==> flow/design.v <==
`timescale 1ns / 1ps
module ram_based_shift_regs #(
    parameter integer data_width = 8,  
    parameter integer delay_n = 16,  
    parameter shift_type = "ram",  
    parameter ram_type = "lutram",  
    parameter INIT_FILE = "no_init",  
    parameter en_output_register_init = "true",  
    parameter output_register_init_v = 0,  
    parameter real simulation_delay = 1  
)(
    input wire clk,
    input wire resetn,
    input wire[data_width-1:0] shift_in,
    input wire ce,
    output wire[data_width-1:0] shift_out
);
    function integer clogb2 (input integer bit_depth);
        integer temp;
    begin
        temp = bit_depth;
        for(clogb2 = -1;temp > 0;clogb2 = clogb2 + 1)
            temp = temp >> 1;
    end
    endfunction
    reg[data_width-1:0] shift_ffs[delay_n-1:0];
    genvar shift_ffs_i;
    generate
        for(shift_ffs_i = 0;shift_ffs_i < delay_n;shift_ffs_i = shift_ffs_i + 1)
        begin:shift_ffs_blk
            if(en_output_register_init == "false")
            begin
                always @(posedge clk)
                begin
                    if(ce)
                        shift_ffs[shift_ffs_i] <= (shift_ffs_i == 0) ?
                            shift_in:shift_ffs[shift_ffs_i-1];
                end
            end
            else
            begin
                always @(posedge clk or negedge resetn)
                begin
                    if(~resetn)
                        shift_ffs[shift_ffs_i] <= output_register_init_v;
                    else if(ce)
                        shift_ffs[shift_ffs_i] <= (shift_ffs_i == 0) ?
                            shift_in:shift_ffs[shift_ffs_i-1];
                end
            end
        end
    endgenerate
    assign shift_out = shift_ffs[delay_n-1];
endmodule
`timescale 1ns / 1ps
module add_tree_2_4_8_16_32 #(
    parameter integer add_input_n = 16,  
	parameter integer add_width = 32,  
	parameter real simulation_delay = 1  
)(
	input wire aclk,
	input wire aresetn,
	input wire aclken,
	input wire[add_input_n*add_width-1:0] add_in,
	input wire add_in_vld,
	output wire signed[add_width+5-1:0] add_out,
	output wire add_out_vld
);
	wire signed[add_width-1:0] add_s0_in[0:31];
	wire add_s0_in_vld;
	reg signed[add_width+1-1:0] add_s0_out[0:15];
	reg add_s0_out_vld;
	genvar add_s0_i;
	generate
		for(add_s0_i = 0;add_s0_i < 16;add_s0_i = add_s0_i + 1)
		begin:add_s0_blk
			always @(posedge aclk)
			begin
				if(aclken & add_s0_in_vld)
					add_s0_out[add_s0_i] <= add_s0_in[add_s0_i*2] + add_s0_in[add_s0_i*2+1];
			end
		end
	endgenerate
	always @(posedge aclk or negedge aresetn)
	begin
		if(~aresetn)
			add_s0_out_vld <= 1'b0;
		else if(aclken)
			add_s0_out_vld <= add_s0_in_vld;
	end
	wire signed[add_width+1-1:0] add_s1_in[0:15];
	wire add_s1_in_vld;
	reg signed[add_width+2-1:0] add_s1_out[0:7];
	reg add_s1_out_vld;
	genvar add_s1_i;
	generate
		for(add_s1_i = 0;add_s1_i < 8;add_s1_i = add_s1_i + 1)
		begin:add_s1_blk
			always @(posedge aclk)
			begin
				if(aclken & add_s1_in_vld)
					add_s1_out[add_s1_i] <= add_s1_in[add_s1_i*2] + add_s1_in[add_s1_i*2+1];
			end
		end
	endgenerate
	always @(posedge aclk or negedge aresetn)
	begin
		if(~aresetn)
			add_s1_out_vld <= 1'b0;
		else if(aclken)
			add_s1_out_vld <= add_s1_in_vld;
	end
	wire signed[add_width+2-1:0] add_s2_in[0:7];
	wire add_s2_in_vld;
	reg signed[add_width+3-1:0] add_s2_out[0:3];
	reg add_s2_out_vld;
	genvar add_s2_i;
	generate
		for(add_s2_i = 0;add_s2_i < 4;add_s2_i = add_s2_i + 1)
		begin:add_s2_blk
			always @(posedge aclk)
			begin
				if(aclken & add_s2_in_vld)
					add_s2_out[add_s2_i] <= add_s2_in[add_s2_i*2] + add_s2_in[add_s2_i*2+1];
			end
		end
	endgenerate
	always @(posedge aclk or negedge aresetn)
	begin
		if(~aresetn)
			add_s2_out_vld <= 1'b0;
		else if(aclken)
			add_s2_out_vld <= add_s2_in_vld;
	end
	wire signed[add_width+3-1:0] add_s3_in[0:3];
	wire add_s3_in_vld;
	reg signed[add_width+4-1:0] add_s3_out[0:1];
	reg add_s3_out_vld;
	genvar add_s3_i;
	generate
		for(add_s3_i = 0;add_s3_i < 2;add_s3_i = add_s3_i + 1)
		begin:add_s3_blk
			always @(posedge aclk)
			begin
				if(aclken & add_s3_in_vld)
					add_s3_out[add_s3_i] <= add_s3_in[add_s3_i*2] + add_s3_in[add_s3_i*2+1];
			end
		end
	endgenerate
	always @(posedge aclk or negedge aresetn)
	begin
		if(~aresetn)
			add_s3_out_vld <= 1'b0;
		else if(aclken)
			add_s3_out_vld <= add_s3_in_vld;
	end
	wire signed[add_width+4-1:0] add_s4_in[0:1];
	wire add_s4_in_vld;
	reg signed[add_width+5-1:0] add_s4_out;
	reg add_s4_out_vld;
	assign add_out = add_s4_out;
	assign add_out_vld = add_s4_out_vld;
	always @(posedge aclk)
	begin
		if(aclken & add_s4_in_vld)
			add_s4_out <= add_s4_in[0] + add_s4_in[1];
	end
	always @(posedge aclk or negedge aresetn)
	begin
		if(~aresetn)
			add_s4_out_vld <= 1'b0;
		else if(aclken)
			add_s4_out_vld <= add_s4_in_vld;
	end
	genvar add_s0_in_i;
	generate
		for(add_s0_in_i = 0;add_s0_in_i < 32;add_s0_in_i = add_s0_in_i + 1)
		begin:add_s0_in_blk
			if(add_input_n == 32)
				assign add_s0_in[add_s0_in_i] = $signed(add_in[(add_s0_in_i+1)*add_width-1:add_s0_in_i*add_width]);
			else
				assign add_s0_in[add_s0_in_i] = {add_width{1'bx}};
		end
	endgenerate
	genvar add_s1_in_i;
	generate
		for(add_s1_in_i = 0;add_s1_in_i < 16;add_s1_in_i = add_s1_in_i + 1)
		begin:add_s1_in_blk
			if(add_input_n == 16)
				assign add_s1_in[add_s1_in_i] = $signed(add_in[(add_s1_in_i+1)*add_width-1:add_s1_in_i*add_width]);
			else
				assign add_s1_in[add_s1_in_i] = add_s0_out[add_s1_in_i];
		end
	endgenerate
	genvar add_s2_in_i;
	generate
		for(add_s2_in_i = 0;add_s2_in_i < 8;add_s2_in_i = add_s2_in_i + 1)
		begin:add_s2_in_blk
			if(add_input_n == 8)
				assign add_s2_in[add_s2_in_i] = $signed(add_in[(add_s2_in_i+1)*add_width-1:add_s2_in_i*add_width]);
			else
				assign add_s2_in[add_s2_in_i] = add_s1_out[add_s2_in_i];
		end
	endgenerate
	genvar add_s3_in_i;
	generate
		for(add_s3_in_i = 0;add_s3_in_i < 4;add_s3_in_i = add_s3_in_i + 1)
		begin:add_s3_in_blk
			if(add_input_n == 4)
				assign add_s3_in[add_s3_in_i] = $signed(add_in[(add_s3_in_i+1)*add_width-1:add_s3_in_i*add_width]);
			else
				assign add_s3_in[add_s3_in_i] = add_s2_out[add_s3_in_i];
		end
	endgenerate
	genvar add_s4_in_i;
	generate
		for(add_s4_in_i = 0;add_s4_in_i < 2;add_s4_in_i = add_s4_in_i + 1)
		begin:add_s4_in_blk
			if(add_input_n == 2)
				assign add_s4_in[add_s4_in_i] = $signed(add_in[(add_s4_in_i+1)*add_width-1:add_s4_in_i*add_width]);
			else
				assign add_s4_in[add_s4_in_i] = add_s3_out[add_s4_in_i];
		end
	endgenerate
	assign add_s0_in_vld = (add_input_n == 32) ? add_in_vld:1'b0;
	assign add_s1_in_vld = (add_input_n == 16) ? add_in_vld:add_s0_out_vld;
	assign add_s2_in_vld = (add_input_n == 8) ? add_in_vld:add_s1_out_vld;
	assign add_s3_in_vld = (add_input_n == 4) ? add_in_vld:add_s2_out_vld;
	assign add_s4_in_vld = (add_input_n == 2) ? add_in_vld:add_s3_out_vld;
endmodule
`timescale 1ns / 1ps
module max_tree_2_4_8_16_32 #(
    parameter integer cmp_input_n = 4,  
	parameter integer cmp_width = 4,  
	parameter real simulation_delay = 1  
)(
	input wire aclk,
	input wire aresetn,
	input wire aclken,
	input wire[cmp_input_n*cmp_width-1:0] cmp_in,
	input wire cmp_in_vld,
	output wire signed[cmp_width-1:0] cmp_out,
	output wire cmp_out_vld
);
	wire signed[cmp_width-1:0] cmp_in_arr[0:31];
	wire[31:0] cmp_in_mask;
	genvar cmp_in_i;
	generate
		for(cmp_in_i = 0;cmp_in_i < 32;cmp_in_i = cmp_in_i + 1)
		begin:cmp_in_blk
			assign cmp_in_arr[cmp_in_i] = 
				((cmp_in_i % (32/cmp_input_n)) == 0) ? 
					cmp_in[((cmp_in_i/(32/cmp_input_n))+1)*cmp_width-1:(cmp_in_i/(32/cmp_input_n))*cmp_width]:
					{1'b1, {(cmp_width-1){1'b0}}};
			assign cmp_in_mask[cmp_in_i] = 
				((cmp_in_i % (32/cmp_input_n)) == 0) ? 
					1'b1:
					1'b0;
		end
	endgenerate
	wire signed[cmp_width-1:0] cmp_s1_res[0:15];
	wire[15:0] cmp_s1_mask;
	wire signed[cmp_width-1:0] cmp_s2_res[0:7];
	wire[7:0] cmp_s2_mask;
	reg signed[cmp_width-1:0] cmp_s3_res[0:3];
	reg[3:0] cmp_s3_mask;
	reg cmp_in_vld_d1;
	genvar cmp_s1_i;
	generate
		for(cmp_s1_i = 0;cmp_s1_i < 16;cmp_s1_i = cmp_s1_i + 1)
		begin:cmp_s1_blk
			assign cmp_s1_res[cmp_s1_i] = 
				(cmp_in_mask[cmp_s1_i*2] & (cmp_in_arr[cmp_s1_i*2] > cmp_in_arr[cmp_s1_i*2+1])) ? 
					cmp_in_arr[cmp_s1_i*2]:
					cmp_in_arr[cmp_s1_i*2+1];
			assign cmp_s1_mask[cmp_s1_i] = 
				cmp_in_mask[cmp_s1_i*2] | cmp_in_mask[cmp_s1_i*2+1];
		end
	endgenerate
	genvar cmp_s2_i;
	generate
		for(cmp_s2_i = 0;cmp_s2_i < 8;cmp_s2_i = cmp_s2_i + 1)
		begin:cmp_s2_blk
			assign cmp_s2_res[cmp_s2_i] = 
				(cmp_s1_mask[cmp_s2_i*2] & (cmp_s1_res[cmp_s2_i*2] > cmp_s1_res[cmp_s2_i*2+1])) ? 
					cmp_s1_res[cmp_s2_i*2]:
					cmp_s1_res[cmp_s2_i*2+1];
			assign cmp_s2_mask[cmp_s2_i] = 
				cmp_s1_mask[cmp_s2_i*2] | cmp_s1_mask[cmp_s2_i*2+1];
		end
	endgenerate
	genvar cmp_s3_i;
	generate
		for(cmp_s3_i = 0;cmp_s3_i < 4;cmp_s3_i = cmp_s3_i + 1)
		begin:cmp_s3_blk
			always @(posedge aclk)
			begin
				if(aclken & cmp_in_vld)
				begin
					cmp_s3_res[cmp_s3_i] <= 
						(cmp_s2_mask[cmp_s3_i*2] & (cmp_s2_res[cmp_s3_i*2] > cmp_s2_res[cmp_s3_i*2+1])) ? 
							cmp_s2_res[cmp_s3_i*2]:
							cmp_s2_res[cmp_s3_i*2+1];
					cmp_s3_mask[cmp_s3_i] <= 
						cmp_s2_mask[cmp_s3_i*2] | cmp_s2_mask[cmp_s3_i*2+1];
				end
			end
		end
	endgenerate
	always @(posedge aclk or negedge aresetn)
	begin
		if(~aresetn)
			cmp_in_vld_d1 <= 1'b0;
		else if(aclken)
			cmp_in_vld_d1 <= cmp_in_vld;
	end
	wire signed[cmp_width-1:0] cmp_s4_res[0:1];
	wire[1:0] cmp_s4_mask;
	reg signed[cmp_width-1:0] cmp_s5_res;
	reg cmp_in_vld_d2;
	assign cmp_s4_res[0] = 
		(cmp_s3_mask[0] & (cmp_s3_res[0] > cmp_s3_res[1])) ? 
			cmp_s3_res[0]:
			cmp_s3_res[1];
	assign cmp_s4_res[1] = 
		(cmp_s3_mask[2] & (cmp_s3_res[2] > cmp_s3_res[3])) ? 
			cmp_s3_res[2]:
			cmp_s3_res[3];
	assign cmp_s4_mask[0] = cmp_s3_mask[0] | cmp_s3_mask[1];
	assign cmp_s4_mask[1] = cmp_s3_mask[2] | cmp_s3_mask[3];
	always @(posedge aclk)
	begin
		if(aclken & cmp_in_vld_d1)
			cmp_s5_res <= 
				(cmp_s4_mask[0] & (cmp_s4_res[0] > cmp_s4_res[1])) ? 
					cmp_s4_res[0]:
					cmp_s4_res[1];
	end
	always @(posedge aclk or negedge aresetn)
	begin
		if(~aresetn)
			cmp_in_vld_d2 <= 1'b0;
		else if(aclken)
			cmp_in_vld_d2 <= cmp_in_vld_d1;
	end
	assign cmp_out = cmp_s5_res;
	assign cmp_out_vld = cmp_in_vld_d2;
endmodule
`timescale 1ns / 1ps
module signed_mul #(
	parameter integer op_a_width = 16,  
	parameter integer op_b_width = 16,  
	parameter integer output_width = 32,  
	parameter en_in_reg = "false",  
	parameter en_out_reg = "false",  
	parameter real simulation_delay = 1  
)(
	input wire clk,
	input wire ce_in_reg,
	input wire ce_mul,
	input wire ce_out_reg,
	input wire signed[op_a_width-1:0] op_a,
	input wire signed[op_b_width-1:0] op_b,
	output wire signed[output_width-1:0] res
);
	reg signed[op_a_width-1:0] op_a_r;
	reg signed[op_b_width-1:0] op_b_r;
	always @(posedge clk)
	begin
		if(ce_in_reg)
		begin
			op_a_r <= op_a;
			op_b_r <= op_b;
		end
	end
	wire signed[op_a_width-1:0] mul_in1;
	wire signed[op_b_width-1:0] mul_in2;
	reg signed[(op_a_width+op_b_width)-1:0] mul_res;
	assign mul_in1 = (en_in_reg == "false") ? op_a:op_a_r;
	assign mul_in2 = (en_in_reg == "false") ? op_b:op_b_r;
	always @(posedge clk)
	begin
		if(ce_mul)
			mul_res <= mul_in1 * mul_in2;
	end
	reg signed[(op_a_width+op_b_width)-1:0] res_r;
	assign res = (en_out_reg == "false") ? mul_res:res_r;
	always @(posedge clk)
	begin
		if(ce_out_reg)
			res_r <= mul_res;
	end
endmodule
`timescale 1ns / 1ps
module conv_mac_cell #(
	parameter integer ATOMIC_C = 4,  
	parameter EN_SMALL_FP16 = "true",  
	parameter integer INFO_ALONG_WIDTH = 2,  
	parameter real SIM_DELAY = 1  
)(
	input wire aclk,
	input wire aresetn,
	input wire aclken,
	input wire[1:0] calfmt,  
	input wire[ATOMIC_C*16-1:0] mac_in_ftm,  
	input wire[ATOMIC_C*16-1:0] mac_in_wgt,  
	input wire mac_in_ftm_masked,  
	input wire[INFO_ALONG_WIDTH-1:0] mac_in_info_along,  
	input wire mac_in_valid,  
	output wire[7:0] mac_out_exp,  
	output wire signed[39:0] mac_out_frac,  
	output wire[INFO_ALONG_WIDTH-1:0] mac_out_info_along,  
	output wire mac_out_valid,  
	output wire[ATOMIC_C*16-1:0] mul_op_a,  
	output wire[ATOMIC_C*16-1:0] mul_op_b,  
	output wire mul_ce,  
	input wire[ATOMIC_C*32-1:0] mul_res  
);
    function integer clogb2(input integer bit_depth);
    begin
		if(bit_depth == 0)
			clogb2 = 0;
		else
		begin
			for(clogb2 = -1;bit_depth > 0;clogb2 = clogb2 + 1)
				bit_depth = bit_depth >> 1;
		end
    end
    endfunction
	localparam CAL_FMT_INT8 = 2'b00;
	localparam CAL_FMT_INT16 = 2'b01;
	localparam CAL_FMT_FP16 = 2'b10;
	wire mul_ce_inner;
	wire signed[15:0] mul_op_a_arr[0:ATOMIC_C-1];  
	wire signed[15:0] mul_op_b_arr[0:ATOMIC_C-1];  
	reg mul_ce_inner_d1;
	reg signed[15:0] mul_op_a_arr_d1[0:ATOMIC_C-1];  
	reg signed[15:0] mul_op_b_arr_d1[0:ATOMIC_C-1];  
	wire signed[31:0] mul_res_arr[0:ATOMIC_C-1];  
	assign mul_ce = aclken & mul_ce_inner_d1;
	genvar mul_i;
	generate
		for(mul_i = 0;mul_i < ATOMIC_C;mul_i = mul_i + 1)
		begin:mul_blk
			assign mul_op_a[mul_i*16+15:mul_i*16] = mul_op_a_arr_d1[mul_i];
			assign mul_op_b[mul_i*16+15:mul_i*16] = mul_op_b_arr_d1[mul_i];
			assign mul_res_arr[mul_i] = $signed(mul_res[mul_i*32+31:mul_i*32]);
			always @(posedge aclk)
			begin
				if(aclken & mul_ce_inner)
				begin
					mul_op_a_arr_d1[mul_i] <= mul_op_a_arr[mul_i];
					mul_op_b_arr_d1[mul_i] <= mul_op_b_arr[mul_i];
				end
			end
		end
	endgenerate
	always @(posedge aclk or negedge aresetn)
	begin
		if(~aresetn)
			mul_ce_inner_d1 <= 1'b0;
		else if(aclken)
			mul_ce_inner_d1 <= mul_ce_inner;
	end
	wire[15:0] mac_in_ftm_arr[0:ATOMIC_C-1];  
	wire[15:0] mac_in_wgt_arr[0:ATOMIC_C-1];  
	genvar mac_in_i;
	generate
		for(mac_in_i = 0;mac_in_i < ATOMIC_C;mac_in_i = mac_in_i + 1)
		begin:mac_in_blk
			assign mac_in_ftm_arr[mac_in_i] = mac_in_ftm[mac_in_i*16+15:mac_in_i*16];
			assign mac_in_wgt_arr[mac_in_i] = mac_in_wgt[mac_in_i*16+15:mac_in_i*16];
		end
	endgenerate
	wire signed[31:0] add_tree_in_arr[0:ATOMIC_C-1];
	wire[ATOMIC_C*32-1:0] add_tree_in;
	wire add_tree_in_mask;
	wire add_tree_in_valid;
	wire signed[36:0] add_tree_out;
	wire add_tree_out_mask;
	wire add_tree_out_valid;
	genvar add_tree_in_i;
	generate
		for(add_tree_in_i = 0;add_tree_in_i < ATOMIC_C;add_tree_in_i = add_tree_in_i + 1)
		begin:add_tree_in_blk
			assign add_tree_in[add_tree_in_i*32+31:add_tree_in_i*32] = add_tree_in_arr[add_tree_in_i];
		end
	endgenerate
	generate
		if(ATOMIC_C != 1)
		begin
			add_tree_2_4_8_16_32 #(
				.add_input_n(ATOMIC_C),
				.add_width(32),
				.simulation_delay(SIM_DELAY)
			)add_tree_u(
				.aclk(aclk),
				.aresetn(aresetn),
				.aclken(aclken),
				.add_in(add_tree_in),
				.add_in_vld(add_tree_in_valid),
				.add_out(add_tree_out),
				.add_out_vld(add_tree_out_valid)
			);
			ram_based_shift_regs #(
				.data_width(1),
				.delay_n(clogb2(ATOMIC_C)),
				.shift_type("ff"),
				.en_output_register_init("true"),
				.simulation_delay(SIM_DELAY)
			)delay_for_mask_along_with_add_tree_u(
				.clk(aclk),
				.resetn(aresetn),
				.shift_in(add_tree_in_mask),
				.ce(aclken),
				.shift_out(add_tree_out_mask)
			);
		end
		else
		begin
			assign add_tree_out = $signed(add_tree_in);
			assign add_tree_out_mask = add_tree_in_mask;
			assign add_tree_out_valid = add_tree_in_valid;
		end
	endgenerate
	reg mac_in_valid_d1;  
	reg mac_in_valid_d2;  
	reg mac_in_valid_d3;  
	reg mac_in_valid_d4;  
	always @(posedge aclk or negedge aresetn)
	begin
		if(~aresetn)
			{mac_in_valid_d4, mac_in_valid_d3, mac_in_valid_d2, mac_in_valid_d1} <= 4'b0000;
		else if(aclken)
			{mac_in_valid_d4, mac_in_valid_d3, mac_in_valid_d2, mac_in_valid_d1} <= 
				{mac_in_valid_d3, mac_in_valid_d2, mac_in_valid_d1, mac_in_valid};
	end
	reg mac_in_ftm_masked_d1;  
	reg mac_in_ftm_masked_d2;  
	reg mac_in_ftm_masked_d3;  
	reg mac_in_ftm_masked_d4;  
	always @(posedge aclk)
	begin
		if(aclken & mac_in_valid)
			mac_in_ftm_masked_d1 <= mac_in_ftm_masked;
	end
	always @(posedge aclk)
	begin
		if(aclken & mac_in_valid_d1)
			mac_in_ftm_masked_d2 <= mac_in_ftm_masked_d1;
	end
	always @(posedge aclk)
	begin
		if(aclken & mac_in_valid_d2)
			mac_in_ftm_masked_d3 <= mac_in_ftm_masked_d2;
	end
	always @(posedge aclk)
	begin
		if(aclken & mac_in_valid_d3)
			mac_in_ftm_masked_d4 <= mac_in_ftm_masked_d3;
	end
	wire signed[15:0] mul_op_a_int16_arr[0:ATOMIC_C-1];  
	wire signed[15:0] mul_op_b_int16_arr[0:ATOMIC_C-1];  
	wire mul_ce_int16;  
	wire signed[31:0] add_tree_in_int16_arr[0:ATOMIC_C-1];
	wire add_tree_in_int16_mask;
	wire add_tree_in_int16_valid;
	wire signed[39:0] mac_out_frac_int16;  
	wire mac_out_int16_mask;
	wire mac_out_int16_valid;
	assign mul_ce_int16 = mac_in_valid & (~mac_in_ftm_masked);
	assign add_tree_in_int16_mask = mac_in_ftm_masked_d2;
	assign add_tree_in_int16_valid = mac_in_valid_d2;
	assign mac_out_frac_int16 = {{3{add_tree_out[36]}}, add_tree_out};
	assign mac_out_int16_mask = add_tree_out_mask;
	assign mac_out_int16_valid = add_tree_out_valid;
	genvar cal_int16_i;
	generate
		for(cal_int16_i = 0;cal_int16_i < ATOMIC_C;cal_int16_i = cal_int16_i + 1)
		begin:cal_int16_blk
			assign mul_op_a_int16_arr[cal_int16_i] = $signed(mac_in_ftm_arr[cal_int16_i]);
			assign mul_op_b_int16_arr[cal_int16_i] = $signed(mac_in_wgt_arr[cal_int16_i]);
			assign add_tree_in_int16_arr[cal_int16_i] = mul_res_arr[cal_int16_i];
		end
	endgenerate
	wire signed[15:0] mul_op_a_fp16_arr[0:ATOMIC_C-1];  
	wire signed[15:0] mul_op_b_fp16_arr[0:ATOMIC_C-1];  
	wire mul_ce_fp16;  
	wire signed[31:0] add_tree_in_fp16_arr[0:ATOMIC_C-1];
	wire add_tree_in_fp16_mask;
	wire add_tree_in_fp16_valid;
	wire signed[4:0] max_cmp_tree_in_arr[0:ATOMIC_C-1];  
	wire[ATOMIC_C*5-1:0] max_cmp_tree_in;  
	wire max_cmp_tree_in_valid;  
	wire signed[4:0] max_cmp_tree_out;  
	wire[7:0] mac_out_exp_fp16;  
	wire signed[39:0] mac_out_frac_fp16;  
	wire mac_out_fp16_mask;
	wire mac_out_fp16_valid;
	wire fp16_s_f[0:ATOMIC_C-1];  
	wire[4:0] fp16_e_f[0:ATOMIC_C-1];  
	wire[9:0] fp16_m_f[0:ATOMIC_C-1];  
	wire fp16_s_w[0:ATOMIC_C-1];  
	wire[4:0] fp16_e_w[0:ATOMIC_C-1];  
	wire[9:0] fp16_m_w[0:ATOMIC_C-1];  
	wire[13:0] fp16_mts_f[0:ATOMIC_C-1];  
	wire[13:0] fp16_mts_w[0:ATOMIC_C-1];  
	reg fp16_mtso_sign[0:ATOMIC_C-1];  
	reg fp16_mtso_sign_d1[0:ATOMIC_C-1];  
	reg[3:0] fp16_e_h3_f_add_w[0:ATOMIC_C-1];  
	reg[3:0] fp16_e_h3_f_add_w_d1[0:ATOMIC_C-1];  
	reg[3:0] fp16_e_h3_f_add_w_d2[0:ATOMIC_C-1];  
	wire[3:0] fp16_func;  
	reg[3:0] fp16_func_d1;  
	wire[5:0] fp16_set[0:ATOMIC_C-1];  
	reg signed[28:0] fp16_signed_mtso[0:ATOMIC_C-1];  
	reg signed[28:0] fp16_shifted_mtso[0:ATOMIC_C-1];  
	assign mul_ce_fp16 = mac_in_valid & (~mac_in_ftm_masked);
	assign add_tree_in_fp16_mask = mac_in_ftm_masked_d4;
	assign add_tree_in_fp16_valid = mac_in_valid_d4;
	assign max_cmp_tree_in_valid = (calfmt == CAL_FMT_FP16) & mac_in_valid_d1 & (~mac_in_ftm_masked_d1);
	assign mac_out_frac_fp16 = {{3{add_tree_out[36]}}, add_tree_out};
	assign mac_out_fp16_mask = add_tree_out_mask;
	assign mac_out_fp16_valid = add_tree_out_valid;
	assign fp16_func = max_cmp_tree_out[3:0];
	genvar fp16_in_i;
	generate
		for(fp16_in_i = 0;fp16_in_i < ATOMIC_C;fp16_in_i = fp16_in_i + 1)
		begin:fp16_in_blk
			assign {fp16_s_f[fp16_in_i], fp16_e_f[fp16_in_i], fp16_m_f[fp16_in_i]} = 
				mac_in_ftm_arr[fp16_in_i];
			assign {fp16_s_w[fp16_in_i], fp16_e_w[fp16_in_i], fp16_m_w[fp16_in_i]} = 
				mac_in_wgt_arr[fp16_in_i];
		end
	endgenerate
	genvar fp16_mts_i;
	generate
		for(fp16_mts_i = 0;fp16_mts_i < ATOMIC_C;fp16_mts_i = fp16_mts_i + 1)
		begin:fp16_mts_blk
			assign fp16_mts_f[fp16_mts_i] = 
				{3'b000, (EN_SMALL_FP16 == "false") | (fp16_e_f[fp16_mts_i] != 5'b00000), fp16_m_f[fp16_mts_i]} << 
					(
						((EN_SMALL_FP16 == "false") | (fp16_e_f[fp16_mts_i] != 5'b00000)) ? 
							fp16_e_f[fp16_mts_i][1:0]:
							2'b01
					);
			assign fp16_mts_w[fp16_mts_i] = 
				{3'b000, (EN_SMALL_FP16 == "false") | (fp16_e_w[fp16_mts_i] != 5'b00000), fp16_m_w[fp16_mts_i]} << 
					(
						((EN_SMALL_FP16 == "false") | (fp16_e_w[fp16_mts_i] != 5'b00000)) ? 
							fp16_e_w[fp16_mts_i][1:0]:
							2'b01
					);
		end
	endgenerate
	genvar fp16_mtso_sign_i;
	generate
		for(fp16_mtso_sign_i = 0;fp16_mtso_sign_i < ATOMIC_C;fp16_mtso_sign_i = fp16_mtso_sign_i + 1)
		begin:fp16_mtso_sign_blk
			always @(posedge aclk)
			begin
				if(aclken & (calfmt == CAL_FMT_FP16) & mac_in_valid & (~mac_in_ftm_masked))
					fp16_mtso_sign[fp16_mtso_sign_i] <= fp16_s_f[fp16_mtso_sign_i] ^ fp16_s_w[fp16_mtso_sign_i];
			end
			always @(posedge aclk)
			begin
				if(aclken & (calfmt == CAL_FMT_FP16) & mac_in_valid_d1 & (~mac_in_ftm_masked_d1))
					fp16_mtso_sign_d1[fp16_mtso_sign_i] <= fp16_mtso_sign[fp16_mtso_sign_i];
			end
		end
	endgenerate
	genvar fp16_mts_mul_i;
	generate
		for(fp16_mts_mul_i = 0;fp16_mts_mul_i < ATOMIC_C;fp16_mts_mul_i = fp16_mts_mul_i + 1)
		begin:fp16_mts_mul_blk
			assign mul_op_a_fp16_arr[fp16_mts_mul_i] = {2'b00, fp16_mts_f[fp16_mts_mul_i]};
			assign mul_op_b_fp16_arr[fp16_mts_mul_i] = {2'b00, fp16_mts_w[fp16_mts_mul_i]};
		end
	endgenerate
	genvar fp16_e_h3_f_add_w_i;
	generate
		for(fp16_e_h3_f_add_w_i = 0;fp16_e_h3_f_add_w_i < ATOMIC_C;fp16_e_h3_f_add_w_i = fp16_e_h3_f_add_w_i + 1)
		begin:fp16_e_h3_f_add_w_blk
			always @(posedge aclk)
			begin
				if(aclken & (calfmt == CAL_FMT_FP16) & mac_in_valid & (~mac_in_ftm_masked))
					fp16_e_h3_f_add_w[fp16_e_h3_f_add_w_i] <= 
						fp16_e_f[fp16_e_h3_f_add_w_i][4:2] + fp16_e_w[fp16_e_h3_f_add_w_i][4:2];
			end
			always @(posedge aclk)
			begin
				if(aclken & (calfmt == CAL_FMT_FP16) & mac_in_valid_d1 & (~mac_in_ftm_masked_d1))
					fp16_e_h3_f_add_w_d1[fp16_e_h3_f_add_w_i] <= 
						fp16_e_h3_f_add_w[fp16_e_h3_f_add_w_i];
			end
			always @(posedge aclk)
			begin
				if(aclken & (calfmt == CAL_FMT_FP16) & mac_in_valid_d2 & (~mac_in_ftm_masked_d2))
					fp16_e_h3_f_add_w_d2[fp16_e_h3_f_add_w_i] <= 
						fp16_e_h3_f_add_w_d1[fp16_e_h3_f_add_w_i];
			end
		end
	endgenerate
	genvar fp16_signed_mtso_i;
	generate
		for(fp16_signed_mtso_i = 0;fp16_signed_mtso_i < ATOMIC_C;fp16_signed_mtso_i = fp16_signed_mtso_i + 1)
		begin:fp16_signed_mtso_blk
			always @(posedge aclk)
			begin
				if(aclken & (calfmt == CAL_FMT_FP16) & mac_in_valid_d2 & (~mac_in_ftm_masked_d2))
					fp16_signed_mtso[fp16_signed_mtso_i] <= 
						fp16_mtso_sign_d1[fp16_signed_mtso_i] ? 
							({1'b1, ~mul_res_arr[fp16_signed_mtso_i][27:0]} + 1'b1):
							{1'b0, mul_res_arr[fp16_signed_mtso_i][27:0]};
			end
		end
	endgenerate
	genvar max_cmp_tree_in_i;
	generate
		for(max_cmp_tree_in_i = 0;max_cmp_tree_in_i < ATOMIC_C;max_cmp_tree_in_i = max_cmp_tree_in_i + 1)
		begin:max_cmp_tree_in_blk
			assign max_cmp_tree_in_arr[max_cmp_tree_in_i] = 
				{1'b0, fp16_e_h3_f_add_w[max_cmp_tree_in_i]};
			assign max_cmp_tree_in[max_cmp_tree_in_i*5+4:max_cmp_tree_in_i*5] = 
				max_cmp_tree_in_arr[max_cmp_tree_in_i];
		end
	endgenerate
	generate
		if(ATOMIC_C != 1)
		begin
			max_tree_2_4_8_16_32 #(
				.cmp_input_n(ATOMIC_C),
				.cmp_width(5),
				.simulation_delay(SIM_DELAY)
			)max_tree_u(
				.aclk(aclk),
				.aresetn(aresetn),
				.aclken(aclken),
				.cmp_in(max_cmp_tree_in),
				.cmp_in_vld(max_cmp_tree_in_valid),
				.cmp_out(max_cmp_tree_out),
				.cmp_out_vld()
			);
		end
		else
		begin
			reg[4:0] max_cmp_tree_in_d1;  
			reg[4:0] max_cmp_tree_in_d2;  
			reg max_cmp_tree_in_valid_d1;  
			reg max_cmp_tree_in_valid_d2;  
			assign max_cmp_tree_out = max_cmp_tree_in_d2;
			always @(posedge aclk or negedge aresetn)
			begin
				if(~aresetn)
					{max_cmp_tree_in_valid_d2, max_cmp_tree_in_valid_d1} <= 2'b00;
				else if(aclken)
					{max_cmp_tree_in_valid_d2, max_cmp_tree_in_valid_d1} <= 
						{max_cmp_tree_in_valid_d1, max_cmp_tree_in_valid};
			end
			always @(posedge aclk)
			begin
				if(aclken & max_cmp_tree_in_valid)
					max_cmp_tree_in_d1 <= max_cmp_tree_in;
			end
			always @(posedge aclk)
			begin
				if(aclken & max_cmp_tree_in_valid_d1)
					max_cmp_tree_in_d2 <= max_cmp_tree_in_d1;
			end
		end
	endgenerate
	genvar fp16_shifted_mtso_i;
	generate
		for(fp16_shifted_mtso_i = 0;fp16_shifted_mtso_i < ATOMIC_C;fp16_shifted_mtso_i = fp16_shifted_mtso_i + 1)
		begin:fp16_shifted_mtso_blk
			assign fp16_set[fp16_shifted_mtso_i] = 
				{fp16_func - fp16_e_h3_f_add_w_d2[fp16_shifted_mtso_i], 2'b00};
			always @(posedge aclk)
			begin
				if(aclken & (calfmt == CAL_FMT_FP16) & mac_in_valid_d3 & (~mac_in_ftm_masked_d3))
				begin
					if(fp16_set[fp16_shifted_mtso_i] >= 6'd32)
						fp16_shifted_mtso[fp16_shifted_mtso_i] <= 29'd0;
					else
						fp16_shifted_mtso[fp16_shifted_mtso_i] <= 
							(fp16_set[fp16_shifted_mtso_i] == 6'd0) ? fp16_signed_mtso[fp16_shifted_mtso_i]:
							(fp16_set[fp16_shifted_mtso_i] == 6'd4)  ? {
																	       {4{fp16_signed_mtso[fp16_shifted_mtso_i][28]}}, 
																		   fp16_signed_mtso[fp16_shifted_mtso_i][28:4]
																	   }:
							(fp16_set[fp16_shifted_mtso_i] == 6'd8)  ? {
																	       {8{fp16_signed_mtso[fp16_shifted_mtso_i][28]}}, 
																		   fp16_signed_mtso[fp16_shifted_mtso_i][28:8]
																	   }:
							(fp16_set[fp16_shifted_mtso_i] == 6'd12) ? {
																	       {12{fp16_signed_mtso[fp16_shifted_mtso_i][28]}}, 
																		   fp16_signed_mtso[fp16_shifted_mtso_i][28:12]
																	   }:
							(fp16_set[fp16_shifted_mtso_i] == 6'd16) ? {
																	       {16{fp16_signed_mtso[fp16_shifted_mtso_i][28]}}, 
																		   fp16_signed_mtso[fp16_shifted_mtso_i][28:16]
																	   }:
							(fp16_set[fp16_shifted_mtso_i] == 6'd20) ? {
																	       {20{fp16_signed_mtso[fp16_shifted_mtso_i][28]}}, 
																		   fp16_signed_mtso[fp16_shifted_mtso_i][28:20]
																	   }:
							(fp16_set[fp16_shifted_mtso_i] == 6'd24) ? {
																	       {24{fp16_signed_mtso[fp16_shifted_mtso_i][28]}}, 
																		   fp16_signed_mtso[fp16_shifted_mtso_i][28:24]
																	   }:
																	   {
																	       {28{fp16_signed_mtso[fp16_shifted_mtso_i][28]}}, 
																		   fp16_signed_mtso[fp16_shifted_mtso_i][28:28]
																	   };
				end
			end
		end
	endgenerate
	genvar fp16_chn_acumm_i;
	generate
		for(fp16_chn_acumm_i = 0;fp16_chn_acumm_i < ATOMIC_C;fp16_chn_acumm_i = fp16_chn_acumm_i + 1)
		begin:fp16_chn_acumm_blk
			assign add_tree_in_fp16_arr[fp16_chn_acumm_i] = 
				{{3{fp16_shifted_mtso[fp16_chn_acumm_i][28]}}, fp16_shifted_mtso[fp16_chn_acumm_i]};
		end
	endgenerate
	generate
		if(ATOMIC_C != 1)
		begin
			ram_based_shift_regs #(
				.data_width(8),
				.delay_n(clogb2(ATOMIC_C)),
				.shift_type("ff"),
				.en_output_register_init("true"),
				.simulation_delay(SIM_DELAY)
			)delay_for_fp16_func_u(
				.clk(aclk),
				.resetn(aresetn),
				.shift_in({2'b00, fp16_func_d1, 2'b00}),
				.ce(aclken & (calfmt == CAL_FMT_FP16)),
				.shift_out(mac_out_exp_fp16)
			);
		end
		else
		begin
			assign mac_out_exp_fp16 = {2'b00, fp16_func_d1, 2'b00};
		end
	endgenerate
	always @(posedge aclk)
	begin
		if(aclken & (calfmt == CAL_FMT_FP16) & mac_in_valid_d3 & (~mac_in_ftm_masked_d3))
			fp16_func_d1 <= fp16_func;
	end
	assign mul_ce_inner = 
		((calfmt == CAL_FMT_FP16) & mul_ce_fp16) | 
		((calfmt == CAL_FMT_INT16) & mul_ce_int16);
	genvar mul_reuse_i;
	generate
		for(mul_reuse_i = 0;mul_reuse_i < ATOMIC_C;mul_reuse_i = mul_reuse_i + 1)
		begin:mul_reuse_blk
			assign mul_op_a_arr[mul_reuse_i] = 
				(calfmt == CAL_FMT_FP16) ? 
					mul_op_a_fp16_arr[mul_reuse_i]:
					mul_op_a_int16_arr[mul_reuse_i];
			assign mul_op_b_arr[mul_reuse_i] = 
				(calfmt == CAL_FMT_FP16) ? 
					mul_op_b_fp16_arr[mul_reuse_i]:
					mul_op_b_int16_arr[mul_reuse_i];
		end
	endgenerate
	assign add_tree_in_mask = 
		aclken & (
			((calfmt == CAL_FMT_FP16) & add_tree_in_fp16_mask) | 
			((calfmt == CAL_FMT_INT16) & add_tree_in_int16_mask)
		);
	assign add_tree_in_valid = 
		aclken & (
			((calfmt == CAL_FMT_FP16) & add_tree_in_fp16_valid) | 
			((calfmt == CAL_FMT_INT16) & add_tree_in_int16_valid)
		);
	genvar add_tree_reuse_i;
	generate
		for(add_tree_reuse_i = 0;add_tree_reuse_i < ATOMIC_C;add_tree_reuse_i = add_tree_reuse_i + 1)
		begin:add_tree_reuse_blk
			assign add_tree_in_arr[add_tree_reuse_i] = 
				(calfmt == CAL_FMT_FP16) ? 
					add_tree_in_fp16_arr[add_tree_reuse_i]:
					add_tree_in_int16_arr[add_tree_reuse_i];
		end
	endgenerate
	wire[INFO_ALONG_WIDTH-1:0] mac_out_info_along_fp16;  
	wire[INFO_ALONG_WIDTH-1:0] mac_out_info_along_int16;  
	assign mac_out_exp = 
		((calfmt == CAL_FMT_FP16) & (~mac_out_fp16_mask)) ? 
			mac_out_exp_fp16:
			8'd24;
	assign mac_out_frac = 
		(calfmt == CAL_FMT_FP16) ? 
			(mac_out_fp16_mask ? 40'd0:mac_out_frac_fp16):
			(mac_out_int16_mask ? 40'd0:mac_out_frac_int16);
	assign mac_out_info_along = 
		(calfmt == CAL_FMT_FP16) ? 
			mac_out_info_along_fp16:
			mac_out_info_along_int16;
	assign mac_out_valid = 
		aclken & (
			((calfmt == CAL_FMT_FP16) & mac_out_fp16_valid) | 
			((calfmt == CAL_FMT_INT16) & mac_out_int16_valid)
		);
	ram_based_shift_regs #(
		.data_width(INFO_ALONG_WIDTH),
		.delay_n(2+clogb2(ATOMIC_C)),
		.shift_type("ff"),
		.en_output_register_init("true"),
		.simulation_delay(SIM_DELAY)
	)delay_for_info_along_int16_u(
		.clk(aclk),
		.resetn(aresetn),
		.shift_in(mac_in_info_along),
		.ce(aclken),
		.shift_out(mac_out_info_along_int16)
	);
	ram_based_shift_regs #(
		.data_width(INFO_ALONG_WIDTH),
		.delay_n(2),
		.shift_type("ff"),
		.en_output_register_init("true"),
		.simulation_delay(SIM_DELAY)
	)delay_for_info_along_fp16_u(
		.clk(aclk),
		.resetn(aresetn),
		.shift_in(mac_out_info_along_int16),
		.ce(aclken & (calfmt == CAL_FMT_FP16)),
		.shift_out(mac_out_info_along_fp16)
	);
endmodule
`timescale 1ns / 1ps
module conv_mac_unit (
	input wire aclk,
	input wire aresetn,
	input wire aclken,
	input wire[1:0] calfmt,
	input wire[8*16-1:0] mac_in_ftm,
	input wire[8*16-1:0] mac_in_wgt,
	input wire mac_in_ftm_masked,
	input wire[1:0] mac_in_info_along,
	input wire mac_in_valid,
	output wire[7:0] mac_out_exp,
	output wire[39:0] mac_out_frac,
	output wire[1:0] mac_out_info_along,
	output wire mac_out_valid
);
	localparam integer ATOMIC_C = 8;
	wire[ATOMIC_C*16-1:0] mul_op_a;
	wire[ATOMIC_C*16-1:0] mul_op_b;
	wire mul_ce;
	wire[ATOMIC_C*32-1:0] mul_res;
	conv_mac_cell #(
		.ATOMIC_C(ATOMIC_C),
		.EN_SMALL_FP16("true"),
		.INFO_ALONG_WIDTH(2),
		.SIM_DELAY(0)
	)mac_cell_u(
		.aclk(aclk),
		.aresetn(aresetn),
		.aclken(aclken),
		.calfmt(calfmt),
		.mac_in_ftm(mac_in_ftm),
		.mac_in_wgt(mac_in_wgt),
		.mac_in_ftm_masked(mac_in_ftm_masked),
		.mac_in_info_along(mac_in_info_along),
		.mac_in_valid(mac_in_valid),
		.mac_out_exp(mac_out_exp),
		.mac_out_frac(mac_out_frac),
		.mac_out_info_along(mac_out_info_along),
		.mac_out_valid(mac_out_valid),
		.mul_op_a(mul_op_a),
		.mul_op_b(mul_op_b),
		.mul_ce(mul_ce),
		.mul_res(mul_res)
	);
	genvar mul_i;
	generate
		for(mul_i = 0;mul_i < ATOMIC_C;mul_i = mul_i + 1)
		begin:mul_blk
			signed_mul #(
				.op_a_width(16),
				.op_b_width(16),
				.output_width(32),
				.en_in_reg("false"),
				.en_out_reg("false"),
				.simulation_delay(0)
			)mul_u(
				.clk(aclk),
				.ce_in_reg(1'b0),
				.ce_mul(mul_ce),
				.ce_out_reg(1'b0),
				.op_a(mul_op_a[mul_i*16+15:mul_i*16]),
				.op_b(mul_op_b[mul_i*16+15:mul_i*16]),
				.res(mul_res[mul_i*32+31:mul_i*32])
			);
		end
	endgenerate
endmodule
# [Reports on conv_mac_unit]
# Each step is given for the RTL above and for the edited RTL.
# Lines under "before" count in the file above, lines under "after" in the edited file.
# "delta" is "after" less "before", of the values as shown.
# Operators carry their Yosys type and port widths (W data, S select, Z words).
# Library cell names are shortened.
# The mark - stands for no value.
[inputs] top="conv_mac_unit" clock="aclk" cell_library="sky130hd" lib_corner="tt_025C_1v80"

# [Diff]
# The edit as a unified diff against the file above.
# A script made this edit. It changes what the design does and was not meant as an optimisation.
# begin of diff
@@ -406,5 +406,5 @@
 	input wire[ATOMIC_C*16-1:0] mac_in_wgt,  
 	input wire mac_in_ftm_masked,  
-	input wire[INFO_ALONG_WIDTH-1:0] mac_in_info_along,  
+	input wire[INFO_ALONG_WIDTH-2:0] mac_in_info_along,  
 	input wire mac_in_valid,  
 	output wire[7:0] mac_out_exp,  
# end of diff

# [Word-level counts]
# Source: Yosys, flattened and elaborated. Widths are those after wreduce; folded enables and synchronous resets count as part of the registers. Registers that Yosys merges into a memory's read port (data or address) are not register bits. Print and check cells do not count. Equal cells are merged and count once.
[classes] element="n_addsub" before=31 after=31 delta=0
[classes] element="n_mul" before=8 after=8 delta=0
[classes] element="div_mod_pow" before=0 after=0 delta=0
[classes] element="compare" before=31 after=31 delta=0
[classes] element="equal" before=50 after=50 delta=0
[classes] element="n_shift" before=16 after=16 delta=0
[classes] element="n_mux" before=130 after=130 delta=0
[classes] element="n_logic" before=60 after=60 delta=0
[classes] element="n_reduce_logical" before=24 after=24 delta=0
[ops] op="$mux W2" before=17 after=16 delta=-1
[ops] op="$mux W1" before=0 after=1 delta=1
# Operator kinds equal on both sides are left out: 35.
[word_totals] element="reg_bits" before=1407 after=1400 delta=-7
[word_totals] element="latch_bits" before=0 after=0 delta=0
[word_totals] element="ramBits" before=0 after=0 delta=0
[word_totals] element="mem_bits_ro" before=0 after=0 delta=0
[word_totals] element="clocked_rd_ports_x_width" before=0 after=0 delta=0
[word_totals] element="mem_count" before=0 after=0 delta=0
[word_totals] element="out_inout_bits" before=51 after=51 delta=0
[word_totals] element="word_cells" before=493 after=493 delta=0

# [Logic depth]
# Yosys ltp: most cells in a row. Word level: on the elaborated netlist, between registers, memories and ports. Mapped: between sequential cells and ports; inverters and the memories' decode and read muxes count.
[logic_depth] element="ltp_word" before=9 after=9 delta=0
[logic_depth] element="ABC_AREA" before="0" after="0"
[logic_depth] element="depth_mapped" before=26 after=25 delta=-1

# [Synthesis result]
# Yosys stat after the flow's synthesis: flattened, memories mapped to cells. It holds for the ABC_AREA given above (unset counts as 0); a run with the other value may have another netlist.
[by_type] type="o21ai_1" before=8 after=69 delta=61
[by_type] type="o21ai_0" before=516 after=468 delta=-48
[by_type] type="a21o_1" before=231 after=274 delta=43
[by_type] type="a211oi_1" before=183 after=144 delta=-39
[by_type] type="xnor2_1" before=614 after=590 delta=-24
[by_type] type="a41oi_1" before=35 after=17 delta=-18
[by_type] type="nor4_1" before=42 after=59 delta=17
[by_type] type="mux4_2" before=24 after=8 delta=-16
[by_type] type="o221ai_1" before=24 after=40 delta=16
[by_type] type="clkbuf_1" before=582 after=597 delta=15
[by_type] type="mux2i_1" before=132 after=147 delta=15
[by_type] type="a311oi_1" before=43 after=56 delta=13
[by_type] type="o21bai_1" before=77 after=65 delta=-12
[by_type] type="or3_1" before=34 after=46 delta=12
[by_type] type="a21boi_0" before=17 after=5 delta=-12
[by_type] type="and3_1" before=46 after=56 delta=10
[by_type] type="o311ai_0" before=24 after=34 delta=10
[by_type] type="xor2_1" before=128 after=137 delta=9
# Cell types equal on both sides are left out: 10.
# Not every row of either side is listed.
[synth_totals] element="mapped_cells" before=16003 after=16066 delta=63
[synth_totals] element="area_um2" before=156413.8 after=156456.3 delta=42.5
[synth_totals] element="seqArea_um2" before=41700.0 after=41524.8 delta=-175.2
[synth_totals] element="flip_flops" before=1395 after=1388 delta=-7
# The figures by module come from a second, unflattened synthesis with its own total; it is not the netlist above.
[hier_totals] element="hier_cells" before=16906 after=16906 delta=0
[hier_totals] element="area_unflattened_um2" before=162308.2 after=162308.2 delta=0.0
# Rows give one instance, submodules left out.
[by_module_before] mod="signed_mul" instances=8 n_cells=1166 mod_area_um2=11034.3
[by_module_before] mod="conv_mac_cell" instances=1 n_cells=5379 mod_area_um2=51057.7
[by_module_before] mod="add_tree_2_4_8_16_32" instances=1 n_cells=1813 mod_area_um2=18649.1
[by_module_before] mod="max_tree_2_4_8_16_32" instances=1 n_cells=299 mod_area_um2=2660.1
[by_module_before] mod="ram_based_shift_regs" instances=1 n_cells=51 mod_area_um2=997.2
[by_module_before] mod="ram_based_shift_regs" instances=1 n_cells=21 mod_area_um2=411.6
[by_module_before] mod="ram_based_shift_regs" instances=1 n_cells=8 mod_area_um2=145.1
[by_module_before] mod="ram_based_shift_regs" instances=1 n_cells=6 mod_area_um2=108.9
[by_module_before] mod="conv_mac_unit" instances=1 n_cells=1 mod_area_um2=3.8
[by_module_after] mod="signed_mul" instances=8 n_cells=1166 mod_area_um2=11034.3
[by_module_after] mod="conv_mac_cell" instances=1 n_cells=5379 mod_area_um2=51057.7
[by_module_after] mod="add_tree_2_4_8_16_32" instances=1 n_cells=1813 mod_area_um2=18649.1
[by_module_after] mod="max_tree_2_4_8_16_32" instances=1 n_cells=299 mod_area_um2=2660.1
[by_module_after] mod="ram_based_shift_regs" instances=1 n_cells=51 mod_area_um2=997.2
[by_module_after] mod="ram_based_shift_regs" instances=1 n_cells=21 mod_area_um2=411.6
[by_module_after] mod="ram_based_shift_regs" instances=1 n_cells=8 mod_area_um2=145.1
[by_module_after] mod="ram_based_shift_regs" instances=1 n_cells=6 mod_area_um2=108.9
[by_module_after] mod="conv_mac_unit" instances=1 n_cells=1 mod_area_um2=3.8

# [Path before layout]
# Path of least setup slack by OpenSTA after synthesis, without wires, with an ideal clock, recovery checks aside; 20% of the period is set as input and as output delay. Where synthesis merged equal registers, the netlist keeps one of their names.
[synth_path] element="path_type" before="input-to-reg" after="input-to-reg"
[synth_path] element="startpoint" before="input port calfmt[0]" after="input port calfmt[0]"
[synth_path] element="endpoint" before="register mac_cell_u.fp16_e_h3_f_add_w_d2[0][0]" after="register mac_cell_u.fp16_e_h3_f_add_w_d2[0][0]"
[synth_path] element="clock_period_ns" before=7.0 after=7.0 delta=0.0
[synth_path] element="input_delay_ns" before=1.400 after=1.400 delta=0.000
[synth_path] element="setup_time_ns" before=1.212 after=1.212 delta=0.000
[synth_path] element="arrival_ns" before=20.082 after=20.022 delta=-0.060
[synth_path] element="t_required_ns" before=5.788 after=5.788 delta=0.000
[synth_path] element="slack_ns" before=-14.294 after=-14.234 delta=0.060
[synth_path] element="delay_ns" before=19.894 after=19.834 delta=-0.060
[synth_path] element="driving_pins" before=5 after=5 delta=0
[synth_path] element="n_path_buf" before=3 after=3 delta=0
[synth_path] element="synth_period_reached_ns" before=21.294 after=21.234 delta=-0.060
# "delay_ns" = arrival - input delay + setup time.
# "driving_pins" counts driving pins, that of a launching flip-flop among them; a cell with two outputs on the path counts twice.
# "synth_period_reached_ns" is the clock period less the worst setup slack; recovery checks do not enter. This is arithmetic on one report: input and output delays are still those of the set period (20% each).
# The rows between start and end are the longest chain of elaborated cells between them; the timing report does not say that the signal goes this way. Where chains are equally long, one stands for them.
# Each line given opens the expression or statement behind the cell; cells for indexed reads and writes are added by Yosys, which also makes memories of some case tables.
[synth_between_before] cell_sequence="nand2b_1 > clkbuf_1 > clkbuf_1 > clkbuf_1 > nor3_1" elab_chain_len=4 cone_cells=4 cone_classes="eq/ne: 1; logic: 3"
[synth_rtl_before] element="start: declaration" line_no=942 rtl="input wire[1:0] calfmt,"
[synth_rtl_before] element="$eq A2 B2 Y1" line_no=698 rtl="if(aclken & (calfmt == CAL_FMT_FP16) & mac_in_valid_d2 & (~mac_in_ftm_masked_d2))"
[synth_rtl_before] element="$and A1 B1 Y1 (3 in a row)" line_no=698
[synth_rtl_before] element="end: assignment" line_no=699 rtl="fp16_e_h3_f_add_w_d2[fp16_e_h3_f_add_w_i] <="
[synth_rtl_before] element="end: declaration" line_no=612 rtl="reg[3:0] fp16_e_h3_f_add_w_d2[0:ATOMIC_C-1];"
[synth_between_after] cell_sequence="nand2b_1 > clkbuf_1 > clkbuf_1 > clkbuf_1 > nor3_1" elab_chain_len=4 cone_cells=4 cone_classes="eq/ne: 1; logic: 3"
[synth_rtl_after] element="start: declaration" line_no=942 rtl="input wire[1:0] calfmt,"
[synth_rtl_after] element="$eq A2 B2 Y1" line_no=698 rtl="if(aclken & (calfmt == CAL_FMT_FP16) & mac_in_valid_d2 & (~mac_in_ftm_masked_d2))"
[synth_rtl_after] element="$and A1 B1 Y1 (3 in a row)" line_no=698
[synth_rtl_after] element="end: assignment" line_no=699 rtl="fp16_e_h3_f_add_w_d2[fp16_e_h3_f_add_w_i] <="
[synth_rtl_after] element="end: declaration" line_no=612 rtl="reg[3:0] fp16_e_h3_f_add_w_d2[0:ATOMIC_C-1];"

# [Timing after layout]
# Path of least setup slack in the final report of the runs of pair A (OpenROAD, finished layout, wires in). Where an end is a register, its clock arrival counts in the times.
[layout_path] element="path_type" before="reg-to-reg" after="reg-to-reg"
[layout_path] element="startpoint" before="register mac_cell_u.mul_op_a_arr_d1[7][15]" after="register mac_cell_u.mul_op_b_arr_d1[0][5]"
[layout_path] element="endpoint" before="register mul_blk[7].mul_u.mul_res[30]" after="register mul_blk[0].mul_u.mul_res[31]"
[layout_path] element="clock_period_ns" before=7.0 after=7.0 delta=0.0
[layout_path] element="setup_time_ns" before=0.25 after=0.25 delta=0.00
[layout_path] element="arrival_ns" before=7.34 after=7.38 delta=0.04
[layout_path] element="t_required_ns" before=7.61 after=7.61 delta=0.00
[layout_path] element="slack_ns" before=0.27 after=0.23 delta=-0.04
[layout_path] element="driving_pins" before=23 after=22 delta=-1
[layout_path] element="n_path_buf" before=0 after=0 delta=0
# The rows between start and end are the longest chain of elaborated cells between them; the timing report does not say that the signal goes this way. Where chains are equally long, one stands for them.
[layout_between_before] cell_sequence="edfxtp_1 > and2_1 > inv_1 > fa_1 > inv_1 > fa_1 > fa_1 > fa_1 > fa_1 > inv_1 > fa_1 > inv_1 > ha_1 > nand3_1 > nor2_1 > nand4_1 > nor2_1 > a41oi_1 > o31ai_1 > or4_1 > a31o_2 > a21oi_1 > xnor2_1" elab_chain_len=1 cone_cells=1 cone_classes="mul: 1"
[layout_rtl_before] element="start: declaration" line_no=437 rtl="reg signed[15:0] mul_op_a_arr_d1[0:ATOMIC_C-1];"
[layout_rtl_before] element="start: assignment" line_no=452 rtl="mul_op_a_arr_d1[mul_i] <= mul_op_a_arr[mul_i];"
[layout_rtl_before] element="$mul A16 B16 Y32" line_no=384 rtl="mul_res <= mul_in1 * mul_in2;"
[layout_rtl_before] element="end: assignment" line_no=384
[layout_rtl_before] element="end: declaration" line_no=378 rtl="reg signed[(op_a_width+op_b_width)-1:0] mul_res;"
[layout_between_after] cell_sequence="edfxtp_1 > and2_1 > fa_1 > inv_1 > fa_1 > fa_1 > inv_1 > fa_1 > fa_1 > inv_1 > fa_1 > inv_1 > ha_1 > nor2b_1 > o31ai_2 > o311ai_2 > a221o_1 > a41o_1 > o41ai_4 > o2111ai_1 > a21oi_1 > xnor2_1" elab_chain_len=1 cone_cells=1 cone_classes="mul: 1"
[layout_rtl_after] element="start: declaration" line_no=438 rtl="reg signed[15:0] mul_op_b_arr_d1[0:ATOMIC_C-1];"
[layout_rtl_after] element="start: assignment" line_no=453 rtl="mul_op_b_arr_d1[mul_i] <= mul_op_b_arr[mul_i];"
[layout_rtl_after] element="$mul A16 B16 Y32" line_no=384 rtl="mul_res <= mul_in1 * mul_in2;"
[layout_rtl_after] element="end: assignment" line_no=384
[layout_rtl_after] element="end: declaration" line_no=378 rtl="reg signed[(op_a_width+op_b_width)-1:0] mul_res;"

# [Measured runs]
# Both versions went through the flow (Yosys, OpenROAD) with the same settings in each pair. Constraints: input delay and output delay 20% of the set period each, output load 0.01 pF.
[settings_pair_A] CORE_UTILIZATION=40 period_ns=7.0 CAP_MARGIN=20 CORE_MARGIN=2 SLEW_MARGIN=20
[results_pair_A] element="yosys.chip_area_um2" before=156413.8 after=156456.3 delta=42.5
[results_pair_A] element="design.die.area_um2" before=396050.0 after=396157.0 delta=107.0
[results_pair_A] element="final_stdcell_area_um2" before=172903.0 after=172827.0 delta=-76.0
[results_pair_A] element="fin_util_frac" before=0.444 after=0.444 delta=0.000
[results_pair_A] element="setup_worst_slack_ns" before=0.271 after=0.229 delta=-0.042
[results_pair_A] element="setup_tns_ns" before=0.000 after=0.000 delta=0.000
[results_pair_A] element="timing.hold.ws_ns" before=0.417 after=0.411 delta=-0.006
[results_pair_A] element="power_w" before=0.078759 after=0.078266 delta=-0.000493
[results_pair_A] element="achieved_period_ns" before=6.729 after=6.771 delta=0.042
[settings_pair_B] CELL_PAD_IN_SITES_DETAIL_PLACEMENT=2 CELL_PAD_IN_SITES_GLOBAL_PLACEMENT=3 CORE_UTILIZATION=19 CTS_CLUSTER_DIAMETER=322 MIN_ROUTING_LAYER="met2" PLACE_DENSITY_LB_ADDON=0.1 TNS_END_PERCENT=20 period_ns=10.3 CAP_MARGIN=20 CORE_MARGIN=2 SLEW_MARGIN=20
[results_pair_B] element="yosys.chip_area_um2" before=156413.8 after=156456.3 delta=42.5
[results_pair_B] element="design.die.area_um2" before=830504.0 after=830732.0 delta=228.0
[results_pair_B] element="final_stdcell_area_um2" before=179617.0 after=179531.0 delta=-86.0
[results_pair_B] element="fin_util_frac" before=0.219 after=0.219 delta=0.000
[results_pair_B] element="setup_worst_slack_ns" before=2.792 after=2.586 delta=-0.206
[results_pair_B] element="setup_tns_ns" before=0.000 after=0.000 delta=0.000
[results_pair_B] element="timing.hold.ws_ns" before=0.406 after=0.407 delta=0.001
[results_pair_B] element="power_w" before=0.058725 after=0.059701 delta=0.000976
[results_pair_B] element="achieved_period_ns" before=7.508 after=7.714 delta=0.206
# "achieved_period_ns": clock period set for the run, less the worst setup slack. It is reckoned from that one timing run; input and output delays stay at 20% of the period that was set.
# By "power_w" is meant OpenSTA's value without simulated activity: inputs other than the clock are taken to toggle once in ten clock periods, and the tool carries that through the logic.
